==> flow/design.v <==
`timescale 1ns / 1ps
module mux(in0, in1, select, out);
    input wire select; 
    input wire [7:0] in0;
    input wire [7:0] in1;
    output reg[7:0] out;
    always @(*)
    begin
        if(select == 0)
        begin
            out <= in0;
        end
        else begin
            out <= in1;
        end
    end
endmodule
`timescale 1ns / 1ps
module mux32bit(in0, in1, select, out);
    input wire select; 
    input wire [31:0] in0;
    input wire [25:0] in1;
    output reg[31:0] out;
    always @(*)
    begin
        if(select == 0)
        begin
            out <= in0;
        end
        else begin
            out <= {{6{1'b0}},in1};
        end
    end
endmodule 
`timescale 1ns / 1ps
module mux64bit(in0, in1, select, out);
    input wire select; 
    input wire [63:0] in0;
    input wire [63:0] in1;
    output reg[63:0] out;
    always @(*)
    begin
        if(select == 0)
        begin
            out <= in0;
        end
        else begin
            out <= in1;
        end
    end
endmodule 
`timescale 1ns / 1ps
module control_unit(
    input [31:0] instruction,
    output reg 	     TypeDetect,  
    output reg       ALUSrc,     
    output reg       MemToReg,   
    output reg       MemToVecReg,  
    output reg       RegWriteEnable,   
    output reg       VecRegWriteEnable,  
    output reg       VecWrite,    
    output reg       MemWrite,   
    output reg       Branch,     
    output reg [5:0] ALUOp,      
    output reg       Jump        
);
wire [5:0] opcode;
assign opcode = instruction [31:26];
reg [15:0]  controlSignal;
always @(*)
begin
    case (opcode)
    6'b000000: controlSignal = 16'b0010010000000000;  
    6'b000001: controlSignal = 16'b0010010000000010;  
    6'b000010: controlSignal = 16'b0010010000000100;  
    6'b000100: controlSignal = 16'b0010010000001000;  
    6'b000101: controlSignal = 16'b0010010000001010;  
    6'b000110: controlSignal = 16'b0010010000001100;  
    6'b001000: controlSignal = 16'b0010010000010000;  
    6'b001001: controlSignal = 16'b0010010000010010;  
    6'b001010: controlSignal = 16'b0010010000010100;  
    6'b001011: controlSignal = 16'b0010010000010110;  
    6'b010000: controlSignal = 16'b0100000000100000;  
    6'b010001: controlSignal = 16'b0100000000100010;  
    6'b010010: controlSignal = 16'b0100000000100100;  
    6'b001101: controlSignal = 16'b0011010000000000;  
    6'b001110: controlSignal = 16'b0011010000001000;  
    6'b001111: controlSignal = 16'b0011010000001100;  
    6'b100011: controlSignal = 16'b0011000010010110;  
    6'b011111: controlSignal = 16'b0011000010010100;  
    6'b101101: controlSignal = 16'b1001000000000000;  
    6'b101110: controlSignal = 16'b0001000100000000;  
    6'b100101: controlSignal = 16'b0001100000000000;  
    6'b100110: controlSignal = 16'b0001001000000000;  
    6'b101000: controlSignal = 16'b0011010000010100;  
    6'b110000: controlSignal = 16'b0000000011100001;  
    6'b101100: controlSignal = 16'b0000001100000000;  
    6'b101111: controlSignal = 16'b1000100000000000;  
    default:   controlSignal = 16'b0000000000000000;  
    endcase
end
always @(*)
    begin
	MemToVecReg = controlSignal[15];
	VecRegWriteEnable = controlSignal[14];
	TypeDetect = controlSignal[13];
        ALUSrc   = controlSignal[12];
        MemToReg = controlSignal[11];
        RegWriteEnable = controlSignal[10];
        MemWrite = controlSignal[9];
        VecWrite  = controlSignal[8];
        Branch   = controlSignal[7];
        ALUOp    = controlSignal[6:1];
        Jump     = controlSignal[0];
    end
endmodule
`timescale 1ns / 1ps
module ProgramCounter(
    input clk,
    input reset,
    input zero,
    input branch,
    input jump,
    input [31:0] regAddress,
    output reg [31:0] pc 
);
    wire [31:0] pcPlus4;
    wire [1:0] pcControl;
    assign pcPlus4 = pc + 4;
    assign pcControl = (jump | (branch==1 & zero == 1)) ? 2'b01 : 2'b00;
    always @(posedge clk)
    begin
        if(reset == 1)
            pc <= 32'h00000000;
        else
        begin
            case(pcControl)
                2'b01: pc <= regAddress;                                                     
                default: pc <= pcPlus4;                                                      
            endcase
        end
    end
endmodule
`timescale 1ns / 1ps
module Register_File(
        clk,
        read_addr1,
        read_addr2,
        read_data1,
        read_data2,
        write_addr,
        write_data,
        write_enable
    );
input wire clk;
input wire [4:0]  read_addr1;
input wire [4:0]  read_addr2;
input wire [4:0]  write_addr;
input wire [7:0] write_data;
input wire        write_enable;
output reg [7:0] read_data1;
output reg [7:0] read_data2;
    reg [7:0] Register_File [30:0];  
always @(*)
    begin
    read_data1 = 8'b00000000;
    read_data2 = 8'b00000000;
    if (read_addr1 != 5'b11111) begin
        read_data1 = Register_File[read_addr1];
    end 
    if (read_addr2 != 5'b11111) begin
        read_data2 = Register_File[read_addr2]; 
    end
    end
always @(posedge(clk))
    begin
    if (write_enable) begin
        if (write_addr != 5'b11111) begin
            Register_File[write_addr] <= write_data;   
        end
    end
   end
endmodule
`timescale 1ns / 1ps
module VectorRegisterFile(
        clk,
        read_data1,
        read_data2,
	read_addr1,
	read_addr2,
        write_data,
	write_addr,
        write_enable
    );
input wire clk;
input wire [63:0] write_data;
input wire        write_enable;
input wire [4:0] write_addr;
input wire [4:0] read_addr1;
input wire [4:0] read_addr2;
output reg [63:0] read_data1;
output reg [63:0] read_data2;
reg [63:0] Register_File [2:0];  
always @(*)
    begin
     read_data1 = {64{1'b0}};
     read_data2 = {64{1'b0}};
     if (read_addr1 < 5'd3) begin
	    read_data1 = Register_File[read_addr1[1:0]];
    	end	
     if (read_addr2 < 5'd3) begin
    	read_data2 = Register_File[read_addr2[1:0]];	
    	end
end
always @(posedge(clk))
    begin
        if (write_enable) begin
    	    if (write_addr < 5'd3) begin
    	        Register_File[write_addr[1:0]] <= write_data;  
    	    end 
        end
    end
endmodule
`timescale 1ns / 1ps
module ALU(clk,a, b, alufn, enable, otp, zero, overflow);
    input wire clk;
    input wire [7:0] a;
    input wire [7:0] b;
    input wire [5:0] alufn;  
    input wire 	     enable;
    output reg [7:0] otp;
    output reg zero;  
    output reg overflow;
    always @(*)
    begin
	otp = {8{1'b0}};
	zero = 1'b0;
	overflow = 1'b0;
	if(enable) begin
        casex(alufn)
            6'b0000xx: begin
        if(alufn[1:0] == 2'b00)
            begin  
                otp = a + b;
                zero = (otp==0)?1:0;
                if ((a >= 0 && b >= 0 && otp < 0) || (a < 0 && b < 0 && otp >= 0))
                    overflow = 1;
                else
                    overflow = 0;
            end
        else if(alufn[1:0] == 2'b01)  
            begin
                otp = a-b;
                zero = (otp==0)?1:0;
                if ((a >= 0 && b < 0 && otp < 0) || (a < 0 && b >= 0 && otp > 0))
                    overflow = 1;
                else
                    overflow = 0;
            end
        else if (alufn[1:0] == 2'b10)  
            begin
                otp = a*b;
                zero = (otp==0)?1:0;
                overflow = 0;
            end
    end
            6'b0001xx: begin
        case (alufn[1:0])
        2'b00:  
            begin
                otp = a & b;
                overflow = 0;
                zero = (otp==0)?1:0;
            end
        2'b01:  
            begin
                otp = a | b;
                overflow = 0;
                zero = (otp==0)?1:0;
            end
        2'b10:   
                begin
                    otp = a ^ b;
                    overflow = 0;
                    zero = (otp==0)?1:0;
                end
        endcase
    end
            6'b0010xx: begin
        case(alufn[1:0])
        2'b00:  
            begin
                otp = a<<b;
                zero = (otp == 0)?1:0;
                overflow = 0;
            end
        2'b01:  
            begin
                otp = a>>b;
                zero = (otp == 0)?1:0;
                overflow = 0;
            end
        2'b10:  
            begin
                otp = (a<b)? 1:0;
                zero = (otp == 0 && a!=b)?1:0;
                overflow = 0;
            end
	2'b11:  
	    begin
		otp = (a==b)?1:0;
		zero = (otp==0)?1:0;
		overflow = 0;
	    end
        endcase
    end
            default:
            begin 
                otp = {8{1'b0}};
            end
        endcase
    end
    else begin
	otp = {8{1'b0}};
	end
end
endmodule
module VPU(
    input wire clk,
    input wire [63:0] a,
    input wire [63:0] b,
    input wire 	      enable,
    input wire [5:0] opCode,  
    output reg [63:0] out);
    reg [31:0] temp;
    always @(*) begin
	out = {64{1'b0}};
	temp = {32{1'b0}};
	if (enable) begin
	case(opCode)
	6'b010000: begin
	out[7:0] = a[7:0] + b[7:0];
	out[15:8] = a[15:8] + b[15:8];
	out[23:16] = a[23:16] + b[23:16];
	out[31:24] = a[31:24] + b[31:24];
	out[39:32] = a[39:32] + b[39:32];
	out[47:40] = a[47:40] + b[47:40];
	out[55:48] = a[55:48] + b[55:48];
	out[63:56] = a[63:56] + b[63:56];
	end
	6'b010001: begin
	out[7:0] = a[7:0] - b[7:0];
	out[15:8] = a[15:8] - b[15:8];
	out[23:16] = a[23:16] - b[23:16];
	out[31:24] = a[31:24] - b[31:24];
	out[39:32] = a[39:32] - b[39:32];
	out[47:40] = a[47:40] - b[47:40];
	out[55:48] = a[55:48] - b[55:48];
	out[63:56] = a[63:56] - b[63:56];
	end
	6'b010010: begin
	temp[15:0] = a[7:0]*b[7:0];
	temp[31:16] = temp[15:0];
	temp[15:0] = a[15:8]*b[15:8];
	temp[31:16] = temp[31:16] + temp[15:0];
	temp[15:0] = a[23:16]*b[23:16];
	temp[31:16] = temp[31:16] + temp[15:0];
	temp[15:0] = a[31:24]*b[31:24];
	temp[31:16] = temp[31:16] + temp[15:0];
	temp[15:0] = a[39:32]*b[39:32];
	temp[31:16] = temp[31:16] + temp[15:0];
	temp[15:0] = a[47:40]*b[47:40];
	temp[31:16] = temp[31:16] + temp[15:0];
	temp[15:0] = a[55:48]*b[55:48];
	temp[31:16] = temp[31:16] + temp[15:0];
	temp[15:0] = a[63:56]*b[63:56];
	temp[31:16] = temp[31:16] + temp[15:0];
	out[7:0] = temp[23:16];
	end
endcase
end
else begin
out = {64{1'b0}};
end
end
endmodule
`timescale 1ns / 1ps
module CPU( input clk,
	input rst,
	input wire [31:0] inst,
	input wire [63:0]	main_memory_input_data_path,
	output reg[63:0] main_memory_output_data_path,
	output wire[31:0] pc_inst_addr,
	output wire		Vector_Write_Access, 
	output wire		Memory_Write_Access,
	output wire		Load_Vector_Flag,
	output wire 		Load_Word_Flag,
	output wire[11:0]	Main_Memory_Address
	);
	wire[31:0]	instruction;
    	wire[31:0]	reg_data1;
	reg[31:0]	temp_reg_data1;
	wire[5:0]		Opcode;
	wire		Branch_Control;
	wire		Jump_Control;
	wire		Word_Reg_Write_Enable;
	wire		Vect_Reg_Write_Enable;
	wire		Vector_vs_Word;
	wire		Reg_Imm_Flag;
	wire[4:0]	destination_reg;
	wire[4:0] 	source_reg1;
	wire[4:0] 	source_reg2;
	wire[7:0] 	operand1;
	wire[7:0]	temp_operand2;
	wire[7:0] 	operand2;
	wire[7:0] 	alu_output_word;
	wire[7:0]	data_to_wordreg;
	wire[63:0] 	vect_operand1;
	wire[63:0]	vect_operand2;
	wire[63:0]	vpu_vec_output;
	wire[63:0]	data_to_vec_reg;
	wire 		zero;
	wire		overflow;
	wire[63:0] 	vector_output_memory;
	wire[7:0]	word_output_memory;
	wire[63:0]	vector_input_memory;
	wire[7:0]	word_input_memory;
	wire		Reg_Address_Read;
ProgramCounter prc(.clk(clk),
	.reset(rst),
	.zero(zero),
	.branch(Branch_Control),
	.jump(Jump_Control),
	.regAddress(reg_data1),
	.pc(pc_inst_addr)
);
assign instruction = inst;
control_unit control_signal(.instruction(instruction),
	.ALUOp(Opcode),
	.VecWrite(Vector_Write_Access),
	.MemWrite(Memory_Write_Access),
	.Branch(Branch_Control),
	.Jump(Jump_Control),
	.RegWriteEnable(Word_Reg_Write_Enable),
	.VecRegWriteEnable(Vect_Reg_Write_Enable),
	.MemToVecReg(Load_Vector_Flag),
	.MemToReg(Load_Word_Flag),
	.TypeDetect(Vector_vs_Word),
	.ALUSrc(Reg_Imm_Flag)
);
mux32bit RegAddselect(.select(Jump_Control),
	.in0(temp_reg_data1),
	.in1(instruction[25:0]),
	.out(reg_data1)
);
assign destination_reg = instruction[25:21];
assign source_reg1 = instruction[20:16];
assign source_reg2 = instruction[15:11];
assign word_output_memory = main_memory_input_data_path[7:0];
assign vector_output_memory = main_memory_input_data_path;
assign Reg_Address_Read = Load_Word_Flag & Load_Vector_Flag;
mux DataToReg(.select(Load_Word_Flag),
	.in0(alu_output_word),
	.in1(word_output_memory),
	.out(data_to_wordreg)
);
mux64bit VectToReg(.select(Load_Vector_Flag),
	.in0(vpu_vec_output),
	.in1(vector_output_memory),
	.out(data_to_vec_reg)
);
Register_File reg_value_retrival_And_Update(.clk(clk),
		.read_addr1(source_reg1),
		.read_addr2(source_reg2),
		.read_data1(operand1),
		.read_data2(temp_operand2),
		.write_addr(destination_reg),
		.write_data(data_to_wordreg),
		.write_enable(((Word_Reg_Write_Enable & !Vect_Reg_Write_Enable) | Load_Word_Flag) & !Reg_Address_Read)
);
mux decision_between_immediate_reg(.select(Reg_Imm_Flag),
	.in0(temp_operand2),
	.in1(instruction[15:8]),
	.out(operand2)
);
VectorRegisterFile vect_value_retrival_And_Update(.clk(clk),
		.read_addr1(source_reg1),
		.read_addr2(source_reg2),
		.read_data1(vect_operand1),
		.read_data2(vect_operand2),
		.write_addr(destination_reg),
		.write_data(data_to_vec_reg),
		.write_enable(((Vect_Reg_Write_Enable & !Word_Reg_Write_Enable) | Load_Vector_Flag) & !Reg_Address_Read)
);
ALU alu(.clk(clk),
	.a(operand1), 
	.b(operand2), 	
	.alufn(Opcode), 
	.enable(Vector_vs_Word), 
	.otp(alu_output_word), 
	.zero(zero), 
	.overflow(overflow)
);
VPU vpu(.clk(clk),
	.a(vect_operand1),
	.b(vect_operand2),
	.enable((!Vector_vs_Word) & (Vect_Reg_Write_Enable)),
	.opCode(Opcode),
	.out(vpu_vec_output)
);
assign vector_input_memory = vect_operand1;
assign word_input_memory = operand1;
always @(posedge clk) begin
	if (Load_Word_Flag & !Memory_Write_Access & Load_Vector_Flag & !Vector_Write_Access) begin
		temp_reg_data1 <= main_memory_input_data_path[31:0];
	end
end
always @(*) 
    begin
    main_memory_output_data_path = {64{1'b0}};
    if(!Load_Word_Flag & Memory_Write_Access & !Load_Vector_Flag & !Vector_Write_Access) begin
	main_memory_output_data_path[63:8] = 56'h00000000000000;
        main_memory_output_data_path[7:0] = word_input_memory;
    end 
    else if (!Load_Word_Flag & !Memory_Write_Access & !Load_Vector_Flag & Vector_Write_Access) begin
	main_memory_output_data_path = vector_input_memory;
    end
    else if ((!Load_Word_Flag & Memory_Write_Access & !Load_Vector_Flag & Vector_Write_Access)) begin
	main_memory_output_data_path[63:32] = 32'h00000000;
	main_memory_output_data_path[31:0] = pc_inst_addr;
	end
end
assign Main_Memory_Address = instruction[11:0];
endmodule
Tool chain data of CPU:

Tool output for the design above, in the order of the flow.
Lines are those of the file above, counted from 1.
Operators: Yosys type, input widths -> output width; for muxes data width and select width s.
Library cell names are shortened.
Not given: -

* design top: CPU
* clock port: clk
* cell library: sky130hd
* library corner: tt_025C_1v80

Word level:

Yosys after proc, flatten, opt, wreduce and memory -nomap, before mapping. Enables and synchronous resets that opt folds into registers are not counted as muxes. Memory bits, and registers merged into a memory's read port (data or address), are not among the register bits. Print and check cells are not counted. Equal cells are merged and count once.
Yosys's memory passes give these memory sizes; they may raise the number of words (mostly to a power of two), join words into wider ones and drop unused or constant bits.

* flip-flop bits (word level): 64
* memory bits (writable): 440
* bits in read-only memories: 1024
* memories: 3
* input bits: 98

* add/sub/neg operators: 26
* $mul: 9
* $lt $le $gt $ge: 4
* equality and inequality tests: 14
* shift operators: 2
* multiplexer cells: 61
* bitwise operators: 23
* reductions and logical operators: 21

Memory list
* (no name shown): words 64, bits a word 16, read ports 1, write ports 0, line 72 `case (opcode)`
* reg_value_retrival_And_Update.Register_File: words 31, bits a word 8, read ports 2, write ports 1, line 163 `reg [7:0] Register_File [30:0];`
* vect_value_retrival_And_Update.Register_File: words 3, bits a word 64, read ports 2, write ports 1, line 203 `reg [63:0] Register_File [2:0];`

Operators with widths (number)
* $mul 8x8->8: 9
* $mux 64: 7
* $add 8x8->8: 16
* $pmux 8 s2: 7
* $mux 32: 3
* $mux 8: 11
* $logic_not 8->1: 10
* $sub 8x8->8: 9
* $pmux 8 s3: 3
* $mux 56: 1
* $add 32x3->32 const B: 1
* $pmux 8 s4: 1
* $mux 1: 21
* $eq 6x5->1 const B: 3
* $and 1x1->1: 17
* $lt 5x2->1 const B: 3
* $ne 5x5->1 const B: 3
* $mux 5: 2
* $logic_not 1->1: 8
* $lt 8x8->1: 1
* $eq 8x8->1: 1
* $ne 8x8->1: 1
* $and 8x8->8: 1
* $or 8x8->8: 1
* $xor 8x8->8: 1
* $shl 8x8->8: 1
* $shr 8x8->8: 1
* $pmux 1 s3: 2

Not listed: further kinds 10, cells in them 15.

Depth:

Yosys ltp: most cells in a row. Word level: on the elaborated netlist, between registers, memories and ports. Mapped: between sequential cells and ports; inverters and the memories' decode and read muxes count.

* depth in word-level cells: 16
* ABC_AREA: 0
* mapped depth: 40
* depth with buffers taken out: 34

Synthesis result:

Source: synth_stat.txt of the flow (Yosys; design flattened, memories mapped). It holds for the ABC_AREA given above (unset counts as 0); a run with the other value may have another netlist.
The area totals of this step are shown rounded.

* cells in the netlist: 3655
* cell area after synthesis: 0.0395 mm²
* sequential area: 0.0148 mm²
* flip-flop cells: 504
* buffer cells: 192

Cell types
* edfxtp_1: number 472, total area 1.42E+04 µm²
* fa_1: number 172, total area 3.44E+03 µm²
* ha_1: number 246, total area 3.08E+03 µm²
* mux4_2: number 105, total area 2.36E+03 µm²
* xnor2_1: number 184, total area 1.61E+03 µm²
* nor2_1: number 375, total area 1407.6 µm²
* nand2_1: number 338, total area 1.27E+03 µm²
* mux2i_1: number 126, total area 1261.21 µm²
* inv_1: number 335, total area 1.26E+03 µm²
* xor2_1: number 92, total area 805.773 µm²
* o21ai_0: number 159, total area 795.763 µm²
* mux2_2: number 68, total area 765.734 µm²
* o211ai_1: number 93, total area 698.17 µm²
* dfxtp_1: number 32, total area 640.614 µm²
* nand2b_1: number 92, total area 575.552 µm²
* a21oi_1: number 89, total area 445.427 µm²
* mux4_1: number 14, total area 367.853 µm²
* a21o_1: number 45, total area 337.824 µm²

Other cell types: 64; their cells: 618.
The figures by module come from a second, unflattened synthesis with its own total; it is not the netlist above.

* cells (unflattened synthesis): 3847
* area (unflattened synthesis): 0.0422 mm²

Rows give one instance, submodules left out.

By module
* Register_File: instances 1, cells 655, area 0.0118 mm²
* VPU: instances 1, cells 1453, area 0.0118 mm²
* VectorRegisterFile: instances 1, cells 726, area 0.00985 mm²
* ALU: instances 1, cells 447, area 0.00302 mm²
* ProgramCounter: instances 1, cells 228, area 0.00178 mm²
* CPU: instances 1, cells 146, area 0.00177 mm²
* mux64bit: instances 1, cells 71, area 0.00108 mm²
* mux32bit: instances 1, cells 36, area 0.000483 mm²
* control_unit: instances 1, cells 67, area 0.000449 mm²
* mux: instances 2, cells 9, area 0.000131 mm²

Path before layout:

Source: OpenSTA report_checks on the synthesized netlist (no wires, ideal clock, input and output delay 20% of the period each), path of least setup slack; recovery checks are left aside. Register names are those of the netlist, which keeps one name where synthesis merged equal registers.

* path type: input to register
* start: input inst[16]
* end: memory vect_value_retrival_And_Update.Register_File[0][7]
* clock period: 12.0 ns
* input delay: 2.400 ns
* library setup time: 0.270 ns
* launch time at the first pin: 2.400 ns
* arrival: 10.509 ns
* required time: 11.730 ns
* slack: 1.221 ns
* path delay: 8.379 ns
* driving pins on the path: 36
* period reached after synthesis: 10.779 ns

"path delay" is the arrival time less input delay plus setup time.
"driving pins on the path": output pins that drive a net of the path, with the launching flip-flop's if there is one; two outputs of one cell count as two.
"period reached after synthesis" = period - worst setup slack (recovery checks aside). The figure is calculated, with input and output delays left at 20% of the set period.

* cells stage by stage: buf_6 buf_6 buf_6 buf_4 buf_4 buf_6 a211oi_1 or3_1 inv_1 nand2b_1 fa_1 inv_1 fa_1 ha_1 fa_1 inv_1 fa_1 inv_1 fa_1 fa_1 fa_1 fa_1 inv_1 fa_1 inv_1 ha_1 o21ai_0 nand2b_1 a21o_1 a21oi_1 xnor2_1 xnor2_1 xnor2_1 xnor2_1 xnor2_1 o21ai_1

Ends and longest elaborated chain, after synthesis
* start: declaration: line 390 `input wire [31:0] inst,`
* end: declaration: line 203 `reg [63:0] Register_File [2:0];`

No chain of elaborated cells between the ends is given.

Timing after layout:

From the final timing report of record 1: the path of least setup slack in the routed layout; clock arrival at registers is part of the times.

* path type: input to register
* start: input inst[12]
* end: memory vect_value_retrival_And_Update.Register_File[1][7]
* clock period: 11.7 ns
* input delay: 2.34 ns
* library setup time: 0.26 ns
* launch time at the first pin: 2.34 ns
* arrival: 11.63 ns
* required time: 12.08 ns
* slack: 0.44 ns
* driving pins on the path: 32

* cells stage by stage: buf_4 buf_6 buf_6 buf_2 buf_4 nand2_1 o21ai_0 nand2_1 nor2_1 fa_1 inv_1 fa_1 fa_1 inv_1 fa_1 fa_1 fa_1 fa_1 fa_1 fa_1 inv_1 fa_1 inv_1 ha_1 a21o_1 a21oi_4 xnor2_1 xnor2_1 xnor2_1 xnor2_1 xnor2_1 o21ai_2

Ends and longest elaborated chain, post-layout
* start: declaration: line 390 `input wire [31:0] inst,`
* end: declaration: line 203 `reg [63:0] Register_File [2:0];`

No chain of elaborated cells between the ends is given.

Data sheet: physical implementation of CPU

Measured results for CPU: 3 stored runs of the Yosys and OpenROAD flow on sky130hd. The settings differ; the order carries no meaning. The constraints put input and output delay at 20% of the set period each and load the outputs with 0.01 pF.
"period achieved" = clock period - worst setup slack. The figure is calculated, with input and output delays left at 20% of the set period.
The results are shown rounded.

### Record 1

Settings: `CELL_PAD_IN_SITES_DETAIL_PLACEMENT=2`, `CORE_ASPECT_RATIO=1.69`, `CORE_UTILIZATION=19`, `GPL_ROUTABILITY_DRIVEN=1`, `GPL_TIMING_DRIVEN=0`, `PLACE_DENSITY_LB_ADDON=0.29`, `SETUP_SLACK_MARGIN=0.24`, `SLEW_MARGIN=5`, `period_ns=11.7`, `CAP_MARGIN=20`, `CORE_MARGIN=2`

- Mapped cell area after synthesis: 0.0395 mm²
- Total die area: 0.212 mm²
- Standard-cell area of the final layout: 0.0491 mm²
- Post-layout utilization: 23.8%
- Smallest setup slack: 0.442 ns
- Post-route setup TNS: 0.000 ns
- Worst hold slack: 0.556 ns
- Period achieved: 11.258 ns

### Record 2

Settings: `ABC_AREA=1`, `CELL_PAD_IN_SITES_DETAIL_PLACEMENT=2`, `CORE_ASPECT_RATIO=1.41`, `GPL_ROUTABILITY_DRIVEN=0`, `HOLD_SLACK_MARGIN=0.25`, `MAX_ROUTING_LAYER=met4`, `MIN_ROUTING_LAYER=met2`, `period_ns=17.0`, `CAP_MARGIN=20`, `CORE_MARGIN=2`, `CORE_UTILIZATION=40`, `SLEW_MARGIN=20`

Did not finish, routing stopped with GRT-0116.

### Record 3

Settings: `CORE_UTILIZATION=40`, `SETUP_SLACK_MARGIN=2.25`, `period_ns=11.0`, `CAP_MARGIN=20`, `CORE_MARGIN=2`, `SLEW_MARGIN=20`

- Mapped cell area after synthesis: 0.0395 mm²
- Total die area: 0.101 mm²
- Standard-cell area of the final layout: 0.0501 mm²
- Post-layout utilization: 51.0%
- Smallest setup slack: 1.04 ns
- Post-route setup TNS: 0.000 ns
- Worst hold slack: 0.510 ns
- Period achieved: 9.962 ns
